==> flow/design.v <==
module median
#(
    parameter MEM_DATA_WIDTH = 32,
    parameter LUT_ADDR_WIDTH = 10,  
    parameter MEM_ADDR_WIDTH = 10,  
    parameter PIXEL_DATA_WIDTH = 8,
    parameter IMG_WIDTH  = 320,
    parameter IMG_HEIGHT = 320
)(
    input clk,  
    input rst_n,  
    input [31:0] word0,
    input [31:0] word1,
    input [31:0] word2,
    output [PIXEL_DATA_WIDTH-1:0] pixel1,
    output [PIXEL_DATA_WIDTH-1:0] pixel2,
    output [PIXEL_DATA_WIDTH-1:0] pixel3,
    output [PIXEL_DATA_WIDTH-1:0] pixel4,
    output [LUT_ADDR_WIDTH-1:0] raddr_a,
    output [LUT_ADDR_WIDTH-1:0] raddr_b,
    output [LUT_ADDR_WIDTH-1:0] raddr_c,
    output [MEM_ADDR_WIDTH-1:0] waddr
);
    wire [PIXEL_DATA_WIDTH-1:0] x2_y1;
    wire [PIXEL_DATA_WIDTH-1:0] x2_y0;
    wire [PIXEL_DATA_WIDTH-1:0] x2_ym1;
    wire [PIXEL_DATA_WIDTH-1:0] x1_y1;
    wire [PIXEL_DATA_WIDTH-1:0] x1_y0;
    wire [PIXEL_DATA_WIDTH-1:0] x1_ym1;
    wire [PIXEL_DATA_WIDTH-1:0] x0_y1;
    wire [PIXEL_DATA_WIDTH-1:0] x0_y0;
    wire [PIXEL_DATA_WIDTH-1:0] x0_ym1;
    wire [PIXEL_DATA_WIDTH-1:0] xm1_y1;
    wire [PIXEL_DATA_WIDTH-1:0] xm1_y0;
    wire [PIXEL_DATA_WIDTH-1:0] xm1_ym1;
    assign x2_y1   = word0[PIXEL_DATA_WIDTH-1:0];
    assign x2_y0   = word1[PIXEL_DATA_WIDTH-1:0];
    assign x2_ym1  = word2[PIXEL_DATA_WIDTH-1:0];
    assign x1_y1   = word0[(PIXEL_DATA_WIDTH*2)-1:PIXEL_DATA_WIDTH];
    assign x1_y0   = word1[(PIXEL_DATA_WIDTH*2)-1:PIXEL_DATA_WIDTH];
    assign x1_ym1  = word2[(PIXEL_DATA_WIDTH*2)-1:PIXEL_DATA_WIDTH];
    assign x0_y1   = word0[(PIXEL_DATA_WIDTH*3)-1:(PIXEL_DATA_WIDTH*2)];
    assign x0_y0   = word1[(PIXEL_DATA_WIDTH*3)-1:(PIXEL_DATA_WIDTH*2)];
    assign x0_ym1  = word2[(PIXEL_DATA_WIDTH*3)-1:(PIXEL_DATA_WIDTH*2)];
    assign xm1_y1  = word0[(PIXEL_DATA_WIDTH*4)-1:(PIXEL_DATA_WIDTH*3)];
    assign xm1_y0  = word1[(PIXEL_DATA_WIDTH*4)-1:(PIXEL_DATA_WIDTH*3)];
    assign xm1_ym1 = word2[(PIXEL_DATA_WIDTH*4)-1:(PIXEL_DATA_WIDTH*3)];
    wire [PIXEL_DATA_WIDTH-1:0] c3l;
    wire [PIXEL_DATA_WIDTH-1:0] c3h;
    wire [PIXEL_DATA_WIDTH-1:0] c3m;
    wire [PIXEL_DATA_WIDTH-1:0] c3l_reg;
    wire [PIXEL_DATA_WIDTH-1:0] c3h_reg;
    wire [PIXEL_DATA_WIDTH-1:0] c3m_reg;
    wire [PIXEL_DATA_WIDTH-1:0] c2l;
    wire [PIXEL_DATA_WIDTH-1:0] c2h;
    wire [PIXEL_DATA_WIDTH-1:0] c2m;
    wire [PIXEL_DATA_WIDTH-1:0] c2l_reg;
    wire [PIXEL_DATA_WIDTH-1:0] c2h_reg;
    wire [PIXEL_DATA_WIDTH-1:0] c2m_reg;
    wire [PIXEL_DATA_WIDTH-1:0] c1l;
    wire [PIXEL_DATA_WIDTH-1:0] c1h;
    wire [PIXEL_DATA_WIDTH-1:0] c1m;
    wire [PIXEL_DATA_WIDTH-1:0] c0h;
    wire [PIXEL_DATA_WIDTH-1:0] c0m;
    wire [PIXEL_DATA_WIDTH-1:0] c0l;
    wire [PIXEL_DATA_WIDTH-1:0] p1_sig;
    wire [PIXEL_DATA_WIDTH-1:0] p2_sig;
    wire [PIXEL_DATA_WIDTH-1:0] p3_sig;
    state_machine
    #(
        .LUT_ADDR_WIDTH(LUT_ADDR_WIDTH),
        .IMG_WIDTH(IMG_WIDTH),
        .IMG_HEIGHT(IMG_HEIGHT)
    ) window_contol (
        .clk(clk),  
        .rst_n(rst_n),  
        .raddr_a(raddr_a),
        .raddr_b(raddr_b),
        .raddr_c(raddr_c),
        .waddr(waddr)
    );
    common_network
    #(
        .DATA_WIDTH(PIXEL_DATA_WIDTH)
    ) common_network_u0 (
        .x2_y1(x2_y1),
        .x2_y0(x2_y0),
        .x2_ym1(x2_ym1),
        .x1_y1(x1_y1),
        .x1_y0(x1_y0),
        .x1_ym1(x1_ym1),
        .x0_y1(x0_y1),
        .x0_y0(x0_y0),
        .x0_ym1(x0_ym1),
        .xm1_y1(xm1_y1),
        .xm1_y0(xm1_y0),
        .xm1_ym1(xm1_ym1),
        .c3l(c3l),
        .c3h(c3h),
        .c3m(c3m),
        .c2l(c2l),
        .c2h(c2h),
        .c2m(c2m),
        .c1l(c1l),
        .c1h(c1h),
        .c1m(c1m),
        .c0h(c0h),
        .c0m(c0m),
        .c0l(c0l)
    );
    dff_3_pipe
    #(
        .DATA_WIDTH(PIXEL_DATA_WIDTH)
    ) dff_c3_pipe (
        .clk(clk),
        .rst_n(rst_n),
        .d0(c3h),
        .d1(c3m),
        .d2(c3l),
        .q0(c3h_reg),
        .q1(c3m_reg),
        .q2(c3l_reg)
    );
    dff_3_pipe
    #(
        .DATA_WIDTH(PIXEL_DATA_WIDTH)
    ) dff_c2_pipe (
        .clk(clk),
        .rst_n(rst_n),
        .d0(c2h),
        .d1(c2m),
        .d2(c2l),
        .q0(c2h_reg),
        .q1(c2m_reg),
        .q2(c2l_reg)
    );
    dff_3_pipe
    #(
        .DATA_WIDTH(PIXEL_DATA_WIDTH)
    ) dff_out_pipe (
        .clk(clk),
        .rst_n(rst_n),
        .d0(p1_sig),
        .d1(p2_sig),
        .d2(p3_sig),
        .q0(pixel1),
        .q1(pixel2),
        .q2(pixel3)
    );
    pixel_network
    #(
        .DATA_WIDTH(PIXEL_DATA_WIDTH)
    ) pixel_network_u0 (
        .c3h(c1h),
        .c3m(c1m),
        .c3l(c1l),
        .c2h(c0h),
        .c2m(c0m),
        .c2l(c0l),
        .c1h(c3h_reg),
        .c1m(c3m_reg),
        .c1l(c3l_reg),
        .median(p1_sig)
    );
    pixel_network
    #(
        .DATA_WIDTH(PIXEL_DATA_WIDTH)
    ) pixel_network_u1 (
        .c3h(c2h),
        .c3m(c2m),
        .c3l(c2l),
        .c2h(c1h),
        .c2m(c1m),
        .c2l(c1l),
        .c1h(c0h),
        .c1m(c0m),
        .c1l(c0l),
        .median(p2_sig)
    );
    pixel_network
    #(
        .DATA_WIDTH(PIXEL_DATA_WIDTH)
    ) pixel_network_u2 (
        .c3h(c3h),
        .c3m(c3m),
        .c3l(c3l),
        .c2h(c2h),
        .c2m(c2m),
        .c2l(c2l),
        .c1h(c1h),
        .c1m(c1m),
        .c1l(c1l),
        .median(p3_sig)
    );
    pixel_network
    #(
        .DATA_WIDTH(PIXEL_DATA_WIDTH)
    ) pixel_network_u3 (
        .c3h(c0h),
        .c3m(c0m),
        .c3l(c0l),
        .c2h(c3h_reg),
        .c2m(c3m_reg),
        .c2l(c3l_reg),
        .c1h(c2h_reg),
        .c1m(c2m_reg),
        .c1l(c2l_reg),
        .median(pixel4)
    );
endmodule
module node
#(
    parameter DATA_WIDTH = 8,
    parameter LOW_MUX = 1,  
    parameter HI_MUX = 1  
)(
    input [DATA_WIDTH-1:0] data_a,
    input [DATA_WIDTH-1:0] data_b,
    output reg [DATA_WIDTH-1:0] data_hi,
    output reg [DATA_WIDTH-1:0] data_lo
);
    reg sel0;
    always @(*)
    begin : comparator
        if( data_b > data_a) begin
            sel0 = 1'b0;  
        end else begin
            sel0 = 1'b1;  
        end
    end
    always @(*)
    begin : mux_lo_hi
        case (sel0)
            1'b0 :
            begin
                if(LOW_MUX == 1)
                    data_lo = data_a;
                if(HI_MUX == 1)
                    data_hi = data_b;
            end
            1'b1 :
            begin
                if(LOW_MUX == 1)
                    data_lo = data_b;
                if(HI_MUX == 1)
                    data_hi = data_a;
            end
            default :
            begin
                data_lo = {DATA_WIDTH{1'b0}};
                data_hi = {DATA_WIDTH{1'b0}};
            end
        endcase
    end
endmodule
module pixel_network
#(
    parameter DATA_WIDTH = 8
)(
    input [DATA_WIDTH-1:0] c3h,
    input [DATA_WIDTH-1:0] c3m,
    input [DATA_WIDTH-1:0] c3l,
    input [DATA_WIDTH-1:0] c2h,
    input [DATA_WIDTH-1:0] c2m,
    input [DATA_WIDTH-1:0] c2l,
    input [DATA_WIDTH-1:0] c1h,
    input [DATA_WIDTH-1:0] c1m,
    input [DATA_WIDTH-1:0] c1l,
    output [DATA_WIDTH-1:0] median
);
    wire [DATA_WIDTH-1:0] node_u0_lo;
    wire [DATA_WIDTH-1:0] node_u1_hi;
    wire [DATA_WIDTH-1:0] node_u1_lo;
    wire [DATA_WIDTH-1:0] node_u2_hi;
    wire [DATA_WIDTH-1:0] node_u3_lo;
    wire [DATA_WIDTH-1:0] node_u4_hi;
    wire [DATA_WIDTH-1:0] node_u5_hi;
    wire [DATA_WIDTH-1:0] node_u6_lo;
    wire [DATA_WIDTH-1:0] node_u7_hi;
    wire [DATA_WIDTH-1:0] node_u7_lo;
    wire [DATA_WIDTH-1:0] node_u8_hi;
    node
    #(
        .DATA_WIDTH(DATA_WIDTH),
        .LOW_MUX(1),  
        .HI_MUX(0)  
    ) node_u0 (
        .data_a(c3h),
        .data_b(c2h),
        .data_lo(node_u0_lo)
    );
    node
    #(
        .DATA_WIDTH(DATA_WIDTH),
        .LOW_MUX(1),  
        .HI_MUX(1)  
    ) node_u1 (
        .data_a(c3m),
        .data_b(c2m),
        .data_hi(node_u1_hi),
        .data_lo(node_u1_lo)
    );
    node
    #(
        .DATA_WIDTH(DATA_WIDTH),
        .LOW_MUX(0),  
        .HI_MUX(1)  
    ) node_u2 (
        .data_a(c2l),
        .data_b(c1l),
        .data_hi(node_u2_hi)
    );
    node
    #(
        .DATA_WIDTH(DATA_WIDTH),
        .LOW_MUX(1),  
        .HI_MUX(0)  
    ) node_u3 (
        .data_a(node_u0_lo),
        .data_b(c1h),
        .data_lo(node_u3_lo)
    );
    node
    #(
        .DATA_WIDTH(DATA_WIDTH),
        .LOW_MUX(0),  
        .HI_MUX(1)  
    ) node_u4 (
        .data_a(node_u1_lo),
        .data_b(c1m),
        .data_hi(node_u4_hi)
    );
    node
    #(
        .DATA_WIDTH(DATA_WIDTH),
        .LOW_MUX(0),  
        .HI_MUX(1)  
    ) node_u5 (
        .data_a(c3l),
        .data_b(node_u2_hi),
        .data_hi(node_u5_hi)
    );
    node
    #(
        .DATA_WIDTH(DATA_WIDTH),
        .LOW_MUX(1),  
        .HI_MUX(0)  
    ) node_u6 (
        .data_a(node_u1_hi),
        .data_b(node_u4_hi),
        .data_lo(node_u6_lo)
    );
    node
    #(
        .DATA_WIDTH(DATA_WIDTH),
        .LOW_MUX(1),  
        .HI_MUX(1)  
    ) node_u7 (
        .data_a(node_u3_lo),
        .data_b(node_u6_lo),
        .data_hi(node_u7_hi),
        .data_lo(node_u7_lo)
    );
    node
    #(
        .DATA_WIDTH(DATA_WIDTH),
        .LOW_MUX(0),  
        .HI_MUX(1)  
    ) node_u8 (
        .data_a(node_u7_lo),
        .data_b(node_u5_hi),
        .data_hi(node_u8_hi)
    );
    node
    #(
        .DATA_WIDTH(DATA_WIDTH),
        .LOW_MUX(1),  
        .HI_MUX(0)  
    ) node_u9 (
        .data_a(node_u7_hi),
        .data_b(node_u8_hi),
        .data_lo(median)
    );
endmodule
module state_machine
#(
    parameter LUT_ADDR_WIDTH = 10,
    parameter IMG_WIDTH = 234,
    parameter IMG_HEIGHT = 234
)(
    input clk,  
    input rst_n,  
    output reg [LUT_ADDR_WIDTH-1:0] raddr_a,
    output reg [LUT_ADDR_WIDTH-1:0] raddr_b,
    output reg [LUT_ADDR_WIDTH-1:0] raddr_c,
    output reg [LUT_ADDR_WIDTH-1:0] waddr,
    output reg [1:0] window_line_counter,
    output reg [9:0] window_column_counter,
    output reg [9:0] memory_shift
);
    reg valid;
    always @(posedge clk or negedge rst_n)
    begin : out_memory_counter
        if(~rst_n) begin
            waddr <= {LUT_ADDR_WIDTH{1'b0}};
        end else if(valid) begin
            waddr <= waddr + 1'b1;
        end
    end
    always @(posedge clk or negedge rst_n)
    begin : addr_counter
        if(~rst_n) begin
            window_column_counter <= 10'd0;
            window_line_counter <= 2'b00;
            valid <= 1'b0;
            raddr_a <= {LUT_ADDR_WIDTH{1'b0}};
            raddr_b <= {LUT_ADDR_WIDTH{1'b0}};
            raddr_c <= {LUT_ADDR_WIDTH{1'b0}};
        end else begin
            if(window_column_counter != ((IMG_WIDTH/4)-1)) begin
                window_column_counter <= window_column_counter + 1'b1;
                valid <= 1'b1;
                raddr_a <= raddr_a + 1'b1;
                raddr_b <= raddr_b + 1'b1;
                raddr_c <= raddr_c + 1'b1;
            end else begin
                window_column_counter <= 10'd0;
                case (window_line_counter)
                    2'b00 :
                    begin
                        raddr_a <= raddr_a + 1'b1;
                        raddr_b <= raddr_b - window_column_counter;
                        raddr_c <= raddr_c - window_column_counter;
                        window_line_counter = window_line_counter + 1'b1;
                    end
                    2'b01 :
                    begin
                        raddr_b <= raddr_b + 1'b1;
                        raddr_a <= raddr_a - window_column_counter;
                        raddr_c <= raddr_c - window_column_counter;
                        window_line_counter = window_line_counter + 1'b1;
                    end
                    2'b10 :
                    begin
                        raddr_b <= raddr_b - window_column_counter;
                        raddr_a <= raddr_a - window_column_counter;
                        raddr_c <= raddr_c + 1'b1;
                        window_line_counter = 2'b00;
                    end
                    default :
                    begin
                        raddr_a <= {LUT_ADDR_WIDTH{1'b0}};
                        raddr_b <= {LUT_ADDR_WIDTH{1'b0}};
                        raddr_c <= {LUT_ADDR_WIDTH{1'b0}};
                    end
                endcase
            end
        end
    end
endmodule
module dff_3_pipe
#(
    parameter DATA_WIDTH = 8
)(
    input clk,
    input rst_n,
    input [DATA_WIDTH-1:0] d0,
    input [DATA_WIDTH-1:0] d1,
    input [DATA_WIDTH-1:0] d2,
    output reg [DATA_WIDTH-1:0] q0,
    output reg [DATA_WIDTH-1:0] q1,
    output reg [DATA_WIDTH-1:0] q2
);
always @(posedge clk or negedge rst_n)
begin : register_bank_3u
    if(~rst_n) begin
        q0 <= {DATA_WIDTH{1'b0}};
        q1 <= {DATA_WIDTH{1'b0}};
        q2 <= {DATA_WIDTH{1'b0}};
    end else begin
        q0 <= d0;
        q1 <= d1;
        q2 <= d2;
    end
end
endmodule
module common_network
#(
    parameter DATA_WIDTH = 8
)(
    input [DATA_WIDTH-1:0] x2_y1,
    input [DATA_WIDTH-1:0] x2_y0,
    input [DATA_WIDTH-1:0] x2_ym1,
    input [DATA_WIDTH-1:0] x1_y1,
    input [DATA_WIDTH-1:0] x1_y0,
    input [DATA_WIDTH-1:0] x1_ym1,
    input [DATA_WIDTH-1:0] x0_y1,
    input [DATA_WIDTH-1:0] x0_y0,
    input [DATA_WIDTH-1:0] x0_ym1,
    input [DATA_WIDTH-1:0] xm1_y1,
    input [DATA_WIDTH-1:0] xm1_y0,
    input [DATA_WIDTH-1:0] xm1_ym1,
    output [DATA_WIDTH-1:0] c3l,
    output [DATA_WIDTH-1:0] c3h,
    output [DATA_WIDTH-1:0] c3m,
    output [DATA_WIDTH-1:0] c2l,
    output [DATA_WIDTH-1:0] c2h,
    output [DATA_WIDTH-1:0] c2m,
    output [DATA_WIDTH-1:0] c1l,
    output [DATA_WIDTH-1:0] c1h,
    output [DATA_WIDTH-1:0] c1m,
    output [DATA_WIDTH-1:0] c0h,
    output [DATA_WIDTH-1:0] c0m,
    output [DATA_WIDTH-1:0] c0l
);
    wire [DATA_WIDTH-1:0] node_u0_hi;
    wire [DATA_WIDTH-1:0] node_u0_lo;
    wire [DATA_WIDTH-1:0] node_u1_hi;
    wire [DATA_WIDTH-1:0] node_u1_lo;
    wire [DATA_WIDTH-1:0] node_u2_hi;
    wire [DATA_WIDTH-1:0] node_u2_lo;
    wire [DATA_WIDTH-1:0] node_u3_hi;
    wire [DATA_WIDTH-1:0] node_u3_lo;
    wire [DATA_WIDTH-1:0] node_u4_hi;
    wire [DATA_WIDTH-1:0] node_u4_lo;
    wire [DATA_WIDTH-1:0] node_u5_hi;
    wire [DATA_WIDTH-1:0] node_u5_lo;
    wire [DATA_WIDTH-1:0] node_u6_hi;
    wire [DATA_WIDTH-1:0] node_u6_lo;
    wire [DATA_WIDTH-1:0] node_u7_hi;
    wire [DATA_WIDTH-1:0] node_u7_lo;
    wire [DATA_WIDTH-1:0] node_u8_hi;
    wire [DATA_WIDTH-1:0] node_u8_lo;
    wire [DATA_WIDTH-1:0] node_u9_hi;
    wire [DATA_WIDTH-1:0] node_u9_lo;
    wire [DATA_WIDTH-1:0] node_u10_hi;
    wire [DATA_WIDTH-1:0] node_u10_lo;
    wire [DATA_WIDTH-1:0] node_u11_hi;
    wire [DATA_WIDTH-1:0] node_u11_lo;
    wire [DATA_WIDTH-1:0] node_u12_hi;
    wire [DATA_WIDTH-1:0] node_u12_lo;
    assign c3l = node_u4_lo;
    assign c3h = node_u8_hi;
    assign c3m = node_u8_lo;
    assign c2l = node_u5_lo;
    assign c2h = node_u9_hi;
    assign c2m = node_u9_lo;
    assign c1l = node_u6_lo;
    assign c1h = node_u10_hi;
    assign c1m = node_u10_lo;
    assign c0h = node_u11_hi;
    assign c0m = node_u11_lo;
    assign c0l = node_u7_lo;
    node
    #(
        .DATA_WIDTH(DATA_WIDTH),
        .LOW_MUX(1),  
        .HI_MUX(1)  
    ) node_u0 (
        .data_a(x2_y1),
        .data_b(x2_y0),
        .data_hi(node_u0_hi),
        .data_lo(node_u0_lo)
    );
    node
    #(
        .DATA_WIDTH(DATA_WIDTH),
        .LOW_MUX(1),  
        .HI_MUX(1)  
    ) node_u1 (
        .data_a(x1_y1),
        .data_b(x1_y0),
        .data_hi(node_u1_hi),
        .data_lo(node_u1_lo)
    );
    node
    #(
        .DATA_WIDTH(DATA_WIDTH),
        .LOW_MUX(1),  
        .HI_MUX(1)  
    ) node_u2 (
        .data_a(x0_y1),
        .data_b(x0_y0),
        .data_hi(node_u2_hi),
        .data_lo(node_u2_lo)
    );
    node
    #(
        .DATA_WIDTH(DATA_WIDTH),
        .LOW_MUX(1),  
        .HI_MUX(1)  
    ) node_u3 (
        .data_a(xm1_y1),
        .data_b(xm1_y0),
        .data_hi(node_u3_hi),
        .data_lo(node_u3_lo)
    );
    node
    #(
        .DATA_WIDTH(DATA_WIDTH),
        .LOW_MUX(1),  
        .HI_MUX(1)  
    ) node_u4 (
        .data_a(node_u0_lo),
        .data_b(x2_ym1),
        .data_hi(node_u4_hi),
        .data_lo(node_u4_lo)
    );
    node
    #(
        .DATA_WIDTH(DATA_WIDTH),
        .LOW_MUX(1),  
        .HI_MUX(1)  
    ) node_u5 (
        .data_a(node_u1_lo),
        .data_b(x1_ym1),
        .data_hi(node_u5_hi),
        .data_lo(node_u5_lo)
    );
    node
    #(
        .DATA_WIDTH(DATA_WIDTH),
        .LOW_MUX(1),  
        .HI_MUX(1)  
    ) node_u6 (
        .data_a(node_u2_lo),
        .data_b(x0_ym1),
        .data_hi(node_u6_hi),
        .data_lo(node_u6_lo)
    );
    node
    #(
        .DATA_WIDTH(DATA_WIDTH),
        .LOW_MUX(1),  
        .HI_MUX(1)  
    ) node_u7 (
        .data_a(node_u3_lo),
        .data_b(xm1_ym1),
        .data_hi(node_u7_hi),
        .data_lo(node_u7_lo)
    );
    node
    #(
        .DATA_WIDTH(DATA_WIDTH),
        .LOW_MUX(1),  
        .HI_MUX(1)  
    ) node_u8 (
        .data_a(node_u0_hi),
        .data_b(node_u4_hi),
        .data_hi(node_u8_hi),
        .data_lo(node_u8_lo)
    );
    node
    #(
        .DATA_WIDTH(DATA_WIDTH),
        .LOW_MUX(1),  
        .HI_MUX(1)  
    ) node_u9 (
        .data_a(node_u1_hi),
        .data_b(node_u5_hi),
        .data_hi(node_u9_hi),
        .data_lo(node_u9_lo)
    );
    node
    #(
        .DATA_WIDTH(DATA_WIDTH),
        .LOW_MUX(1),  
        .HI_MUX(1)  
    ) node_u10 (
        .data_a(node_u2_hi),
        .data_b(node_u6_hi),
        .data_hi(node_u10_hi),
        .data_lo(node_u10_lo)
    );
    node
    #(
        .DATA_WIDTH(DATA_WIDTH),
        .LOW_MUX(1),  
        .HI_MUX(1)  
    ) node_u11 (
        .data_a(node_u3_hi),
        .data_b(node_u7_hi),
        .data_hi(node_u11_hi),
        .data_lo(node_u11_lo)
    );
endmodule
; Reports on median
; Tool output for the design above before and after an edit, in the order of the flow.
; Lines under "before" count in the file above, lines under "after" in the edited file.
; "delta" is "after" less "before", of the values as shown.
; Cell names lack the library's common part.
; The mark n/a stands for no value.
[setup]
top = median
clock = clk
library = sky130hd
pvt_corner = tt_025C_1v80

; The edit
; Unified diff, file above to edited file.
; A script made this edit. It changes what the design does and was not meant as an optimisation.
; begin of diff
@@ -574,4 +574,6 @@
         .data_lo(node_u1_lo)
     );
+    wire [DATA_WIDTH-1:0] node_u2_lo_p, node_u2_lo_n;
+    wire [DATA_WIDTH-1:0] node_u2_hi_p, node_u2_hi_n;
     node
     #(
@@ -582,7 +584,11 @@
         .data_a(x0_y1),
         .data_b(x0_y0),
-        .data_hi(node_u2_hi),
-        .data_lo(node_u2_lo)
-    );
+        .data_hi(node_u2_hi_p),
+        .data_lo(node_u2_lo_p)
+    );
+    node #( .DATA_WIDTH(DATA_WIDTH), .LOW_MUX(1), .HI_MUX(1) ) node_u2_twin (.data_a(~x0_y1),
+        .data_b(x0_y0), .data_hi(node_u2_hi_n), .data_lo(node_u2_lo_n));
+    assign node_u2_lo = node_u2_lo_p ^ node_u2_lo_n;
+    assign node_u2_hi = node_u2_hi_p ^ node_u2_hi_n;
     node
     #(
; end of diff

; Elaborated design
; Source: Yosys, flattened and elaborated, memories not mapped. Widths are those after wreduce. Registers that Yosys merges into a memory's read port (data or address) are not register bits. Print and check cells do not count. Equal cells are merged and count once.
[word_totals]
columns = item, before, after, delta
row1 = in_bits, 98, 98, 0
row2 = word_cells, 219, 226, 7
row3 = output_inout_bits, 72, 72, 0
row4 = regBits, 125, 125, 0
[classes]
columns = item, before, after, delta
row1 = compare, 52, 53, 1
row2 = n_reduce_logical, 6, 6, 0
row3 = addsub, 9, 9, 0
row4 = n_eq, 3, 3, 0
row5 = logic, 1, 4, 3
row6 = mux, 132, 135, 3
[op_table]
columns = cell, before, after, delta
row1 = 8-bit parallel mux with 2-bit select, 72, 74, 2
row2 = 8-bit XOR, 0, 2, 2
row3 = 8-bit > comparator, 52, 53, 1
row4 = 1-bit 2-to-1 mux, 52, 53, 1
row5 = 8-bit inverter, 0, 1, 1
; Operator kinds equal on both sides are left out: 14.

; Logic depth
; Depth = most cells in a row (Yosys ltp): at word level without a register or memory, in the mapped netlist without a sequential cell, where the memories' decode and read muxes count.
[logic_depth]
columns = item, before, after, delta
row1 = ltp_word, 27, 29, 2
row2 = abc_area, 0, 0, n/a
row3 = mapped_depth, 100, 105, 5
row4 = depth_no_buf, 92, 92, 0

; Mapped cells and area
; Yosys stat after the flow's synthesis: flattened, memories mapped to cells. It holds for the ABC_AREA given above (unset counts as 0); a run with the other value may have another netlist.
[by_type]
columns = type, before, after, delta
row1 = nand2_1, 276, 219, -57
row2 = a21oi_1, 238, 290, 52
row3 = nor2_1, 213, 257, 44
row4 = mux2i_1, 182, 138, -44
row5 = mux2_2, 32, 55, 23
row6 = o21ai_0, 245, 225, -20
row7 = ha_1, 429, 447, 18
row8 = a21o_1, 92, 110, 18
row9 = nor3_1, 34, 18, -16
row10 = o211ai_1, 25, 9, -16
row11 = o221ai_1, 22, 7, -15
row12 = o21ai_1, 30, 17, -13
row13 = a31oi_1, 21, 8, -13
row14 = nand2b_1, 51, 39, -12
row15 = a221oi_1, 5, 16, 11
row16 = a211oi_1, 23, 13, -10
row17 = buf_1, 11, 21, 10
row18 = buf_2, 11, 1, -10
; Cell types equal on both sides are left out: 16.
; The list need not be complete.
[mapped]
columns = item, before, after, delta
row1 = ffs, 125, 125, 0
row2 = cells, 3090, 2978, -112
row3 = yosys_area_um2, 23351.1, 22509.1, -842.0
row4 = n_buf, 92, 87, -5
row5 = seq_area_um2, 3128.0, 3128.0, 0.0
; By module: a second synthesis without flattening, with its own total; a netlist apart from the flattened one above.
[unflattened]
columns = item, before, after, delta
row1 = cells_unflattened, 2772, 2827, 55
row2 = area_unflattened_um2, 26933.3, 27553.9, 620.6
; Rows give one instance, submodules left out.
[by_module_before]
columns = mod, instances, mod_area_um2, seq_area_um2, n_cells
row1 = node, 20, 476.7, 0.0, 44
row2 = node, 16, 367.9, 0.0, 44
row3 = node, 16, 367.9, 0.0, 44
row4 = state_machine, 1, 3826.2, 1326.3, 412
row5 = dff_3_pipe #(DATA_WIDTH=8), 3, 600.6, 600.6, 24
row6 = common_network #(DATA_WIDTH=8), 1, 0.0, 0.0, 0
row7 = pixel_network #(DATA_WIDTH=8), 4, 0.0, 0.0, 0
row8 = median, 1, 0.0, 0.0, 0
[by_module_after]
columns = mod, instances, mod_area_um2, seq_area_um2, n_cells
row1 = node, 21, 476.7, 0.0, 44
row2 = node, 16, 367.9, 0.0, 44
row3 = node, 16, 367.9, 0.0, 44
row4 = state_machine, 1, 3799.9, 1326.3, 399
row5 = dff_3_pipe #(DATA_WIDTH=8), 3, 600.6, 600.6, 24
row6 = common_network #(DATA_WIDTH=8), 1, 170.2, 0.0, 24
row7 = pixel_network #(DATA_WIDTH=8), 4, 0.0, 0.0, 0
row8 = median, 1, 0.0, 0.0, 0

; Worst setup path after synthesis
; OpenSTA on the mapped netlist: ideal clock, no wires. The path of least setup slack (recovery checks aside). Input and output delay are each 20% of the period. Register names are those of the netlist, which keeps one name where synthesis merged equal registers.
[synth_path]
columns = item, before, after, delta
row1 = kind, input to output, input to output, n/a
row2 = from, in word0[29], in word0[25], n/a
row3 = to, out pixel4[1], out pixel4[0], n/a
row4 = driving_pins, 95, 90, -5
row5 = required_ns, 24.000, 24.000, 0.000
row6 = clock_period_ns, 30.0, 30.0, 0.0
row7 = setup_slack_ns, 0.934, 2.167, 1.233
row8 = n_path_buf, 9, 10, 1
row9 = launch_ns, 6.000, 6.000, 0.000
row10 = in_delay_ns, 6.000, 6.000, 0.000
row11 = delay_ns, 17.066, 15.833, -1.233
row12 = arrival_time_ns, 23.066, 21.833, -1.233
row13 = out_delay_ns, 6.000, 6.000, 0.000
row14 = synth_period_reached_ns, 29.066, 27.833, -1.233
; "delay_ns" is the arrival time less input delay plus setup time.
; At an output port there is no setup time.
; "driving_pins" counts driving pins, that of a launching flip-flop among them; a cell with two outputs on the path counts twice.
; "synth_period_reached_ns" is the clock period less the worst setup slack; recovery checks do not enter. This is arithmetic on one report: input and output delays are still those of the set period (20% each).
; Between the ends stands the longest chain of elaborated cells between them, by number of cells; it is not shown to be the way that was timed. Of several equally long chains one is given.
; A line is the first line of the expression or statement that the cell stems from. Yosys adds cells for indexed reads and writes and turns some case tables into memories.
[synth_between_before]
cell_sequence = inv_1 > ha_1 > a211oi_1 > o21bai_1 > and2_1 > nor2_1 > clkbuf_1 > mux2i_1 > ha_1 > a211oi_1 > o221ai_1 > a31oi_1 > a21oi_1 > a31oi_1 > nand3_1 > clkbuf_1 > a21oi_1 > inv_1 > (+59 left out) > a21oi_1 > mux2_2 > nor2_1 > nand2_1 > o21ai_0 > ha_1 > nor2b_1 > o21a_1 > o21ai_0 > nand2b_1 > a21oi_1 > nor2_1 > a211oi_1 > a21oi_1 > inv_1 > nand4_1 > a21oi_1 > nor3_1
elab_chain_len = 27
cells_between = 41
lines_between = 2
classes_between = compare (12); mux (29)
[synth_rtl_before]
columns = item, line
row1 = "start, declared", 12  ; input [31:0] word0,
row2 = 8-bit > comparator, 225  ; if( data_b > data_a) begin
row3 = 1-bit 2-to-1 mux, 225
row4 = 8-bit parallel mux with 2-bit select, 233  ; case (sel0)
row5 = 8-bit > comparator, 225
row6 = 1-bit 2-to-1 mux, 225
row7 = 8-bit parallel mux with 2-bit select, 233
row8 = 8-bit > comparator, 225
row9 = (+13 left out), n/a
row10 = 8-bit parallel mux with 2-bit select, 233
row11 = 8-bit > comparator, 225
row12 = 1-bit 2-to-1 mux, 225
row13 = 8-bit parallel mux with 2-bit select, 233
row14 = 8-bit > comparator, 225
row15 = 1-bit 2-to-1 mux, 225
row16 = 8-bit parallel mux with 2-bit select, 233
row17 = "end, declared", 18  ; output [PIXEL_DATA_WIDTH-1:0] pixel4,
[synth_between_after]
cell_sequence = inv_1 > ha_1 > nor2b_1 > o21a_1 > o21a_1 > o21a_1 > nor2_1 > buf_2 > buf_1 > o21ai_0 > inv_1 > ha_1 > a21o_1 > a21o_1 > a211o_1 > and2_1 > nor2b_1 > o22ai_1 > (+54 left out) > o21ai_0 > nand2b_1 > a21oi_1 > o21ai_0 > o21ai_1 > clkbuf_1 > a21oi_1 > ha_1 > nor2b_1 > o21a_1 > o21ai_0 > nand2b_1 > a21oi_1 > nor2_1 > a211oi_1 > a21oi_1 > clkbuf_1 > o21ai_0
elab_chain_len = 27
cells_between = 41
lines_between = 2
classes_between = compare (12); mux (29)
[synth_rtl_after]
columns = item, line
row1 = "start, declared", 12  ; input [31:0] word0,
row2 = 8-bit > comparator, 225  ; if( data_b > data_a) begin
row3 = 1-bit 2-to-1 mux, 225
row4 = 8-bit parallel mux with 2-bit select, 233  ; case (sel0)
row5 = 8-bit > comparator, 225
row6 = 1-bit 2-to-1 mux, 225
row7 = 8-bit parallel mux with 2-bit select, 233
row8 = 8-bit > comparator, 225
row9 = (+13 left out), n/a
row10 = 8-bit parallel mux with 2-bit select, 233
row11 = 8-bit > comparator, 225
row12 = 1-bit 2-to-1 mux, 225
row13 = 8-bit parallel mux with 2-bit select, 233
row14 = 8-bit > comparator, 225
row15 = 1-bit 2-to-1 mux, 225
row16 = 8-bit parallel mux with 2-bit select, 233
row17 = "end, declared", 18  ; output [PIXEL_DATA_WIDTH-1:0] pixel4,

; Path in the finished layout
; From the final timing report of the runs of pair 1: the path of least setup slack in the routed layout; clock arrival at registers is part of the times.
[layout_path]
columns = item, before, after, delta
row1 = kind, input to output, input to output, n/a
row2 = from, in word0[29], in word0[25], n/a
row3 = to, out pixel4[1], out pixel4[5], n/a
row4 = setup_slack_ns, 1.06, 1.20, 0.14
row5 = driving_pins, 91, 92, 1
row6 = required_ns, 24.00, 24.00, 0.00
row7 = arrival_time_ns, 22.94, 22.80, -0.14
row8 = clock_period_ns, 30.0, 30.0, 0.0
row9 = launch_ns, 6.00, 6.00, 0.00
row10 = in_delay_ns, 6.00, 6.00, 0.00
row11 = out_delay_ns, 6.00, 6.00, 0.00
row12 = n_path_buf, 8, 7, -1
; Between the ends stands the longest chain of elaborated cells between them, by number of cells; it is not shown to be the way that was timed. Of several equally long chains one is given.
[layout_between_before]
cell_sequence = clkdlybuf4s50_1 > inv_1 > ha_1 > and4_1 > nand2_1 > and2_1 > nor2_4 > buf_12 > mux2i_4 > ha_1 > a211oi_2 > o221ai_2 > a31oi_1 > a21oi_1 > a31oi_1 > nand3_1 > buf_4 > nor2_2 > (+55 left out) > mux2_2 > nor2_1 > nand2_1 > o21ai_0 > ha_1 > nor2b_1 > o21a_1 > o21ai_0 > nand2b_1 > a21oi_1 > nor2_1 > a211oi_1 > a21oi_2 > inv_2 > nand4_1 > a21oi_1 > nor3_1 > clkdlybuf4s50_1
elab_chain_len = 27
cells_between = 41
lines_between = 2
classes_between = compare (12); mux (29)
[layout_rtl_before]
columns = item, line
row1 = "start, declared", 12  ; input [31:0] word0,
row2 = 8-bit > comparator, 225  ; if( data_b > data_a) begin
row3 = 1-bit 2-to-1 mux, 225
row4 = 8-bit parallel mux with 2-bit select, 233  ; case (sel0)
row5 = 8-bit > comparator, 225
row6 = 1-bit 2-to-1 mux, 225
row7 = 8-bit parallel mux with 2-bit select, 233
row8 = 8-bit > comparator, 225
row9 = (+13 left out), n/a
row10 = 8-bit parallel mux with 2-bit select, 233
row11 = 8-bit > comparator, 225
row12 = 1-bit 2-to-1 mux, 225
row13 = 8-bit parallel mux with 2-bit select, 233
row14 = 8-bit > comparator, 225
row15 = 1-bit 2-to-1 mux, 225
row16 = 8-bit parallel mux with 2-bit select, 233
row17 = "end, declared", 18  ; output [PIXEL_DATA_WIDTH-1:0] pixel4,
[layout_between_after]
cell_sequence = clkdlybuf4s50_1 > inv_1 > ha_1 > nor2b_1 > o21a_1 > o21a_1 > o21a_1 > nor2_4 > buf_6 > nand2_1 > o21ai_0 > inv_1 > ha_1 > a21o_1 > a21o_1 > a211o_1 > and2_1 > nor2b_1 > (+56 left out) > nand2b_1 > a21oi_1 > o21ai_0 > o21ai_4 > nor2_1 > a21oi_1 > ha_1 > nor2b_1 > o21a_1 > o21ai_0 > nand2b_1 > a21oi_1 > nor2_1 > a211oi_1 > a21oi_2 > nand2_1 > o21a_1 > clkdlybuf4s50_1
elab_chain_len = 27
cells_between = 41
lines_between = 2
classes_between = compare (12); mux (29)
[layout_rtl_after]
columns = item, line
row1 = "start, declared", 12  ; input [31:0] word0,
row2 = 8-bit > comparator, 225  ; if( data_b > data_a) begin
row3 = 1-bit 2-to-1 mux, 225
row4 = 8-bit parallel mux with 2-bit select, 233  ; case (sel0)
row5 = 8-bit > comparator, 225
row6 = 1-bit 2-to-1 mux, 225
row7 = 8-bit parallel mux with 2-bit select, 233
row8 = 8-bit > comparator, 225
row9 = (+13 left out), n/a
row10 = 8-bit parallel mux with 2-bit select, 233
row11 = 8-bit > comparator, 225
row12 = 1-bit 2-to-1 mux, 225
row13 = 8-bit parallel mux with 2-bit select, 233
row14 = 8-bit > comparator, 225
row15 = 1-bit 2-to-1 mux, 225
row16 = 8-bit parallel mux with 2-bit select, 233
row17 = "end, declared", 18  ; output [PIXEL_DATA_WIDTH-1:0] pixel4,

; Flow runs
; Runs of the flow (Yosys, OpenROAD) on both versions; the two runs of a pair have the same settings. The constraints put input and output delay at 20% of the set period each and load the outputs with 0.01 pF.
[flow_settings_pair_1]
CORE_UTILIZATION = 40
period_ns = 30.0
CAP_MARGIN = 20
CORE_MARGIN = 2
SLEW_MARGIN = 20
[results_pair_1]
columns = item, before, after, delta
row1 = final_setup_tns_ns, 0.000, 0.000, 0.000
row2 = layout_utilization_pct, 46.8, 46.5, -0.3
row3 = total_die_area_um2, 60326.7, 58187.1, -2139.6
row4 = achieved_period_ns, 28.941, 28.802, -0.139
row5 = worstSetupSlack_ns, 1.059, 1.198, 0.139
row6 = synth_chip_area_um2, 23351.1, 22509.1, -842.0
[flow_settings_pair_2]
CORE_MARGIN = 6
CORE_UTILIZATION = 41
CTS_CLUSTER_DIAMETER = 89
GPL_ROUTABILITY_DRIVEN = 0
GPL_TIMING_DRIVEN = 0
HOLD_SLACK_MARGIN = -0.02
PLACE_DENSITY = 0.81
period_ns = 20.1
CAP_MARGIN = 20
SLEW_MARGIN = 20
[results_pair_2]
columns = item, before, after, delta
row1 = final_setup_tns_ns, -28.657, -23.824, 4.833
row2 = layout_utilization_pct, 56.5, 54.9, -1.6
row3 = total_die_area_um2, 62825.4, 60666.2, -2159.2
row4 = achieved_period_ns, 23.486, 22.657, -0.829
row5 = worstSetupSlack_ns, -3.386, -2.557, 0.829
row6 = synth_chip_area_um2, 23351.1, 22509.1, -842.0
; "achieved_period_ns" is the run's clock period less its worst setup slack. It is reckoned from that one timing run; input and output delays stay at 20% of the period that was set.
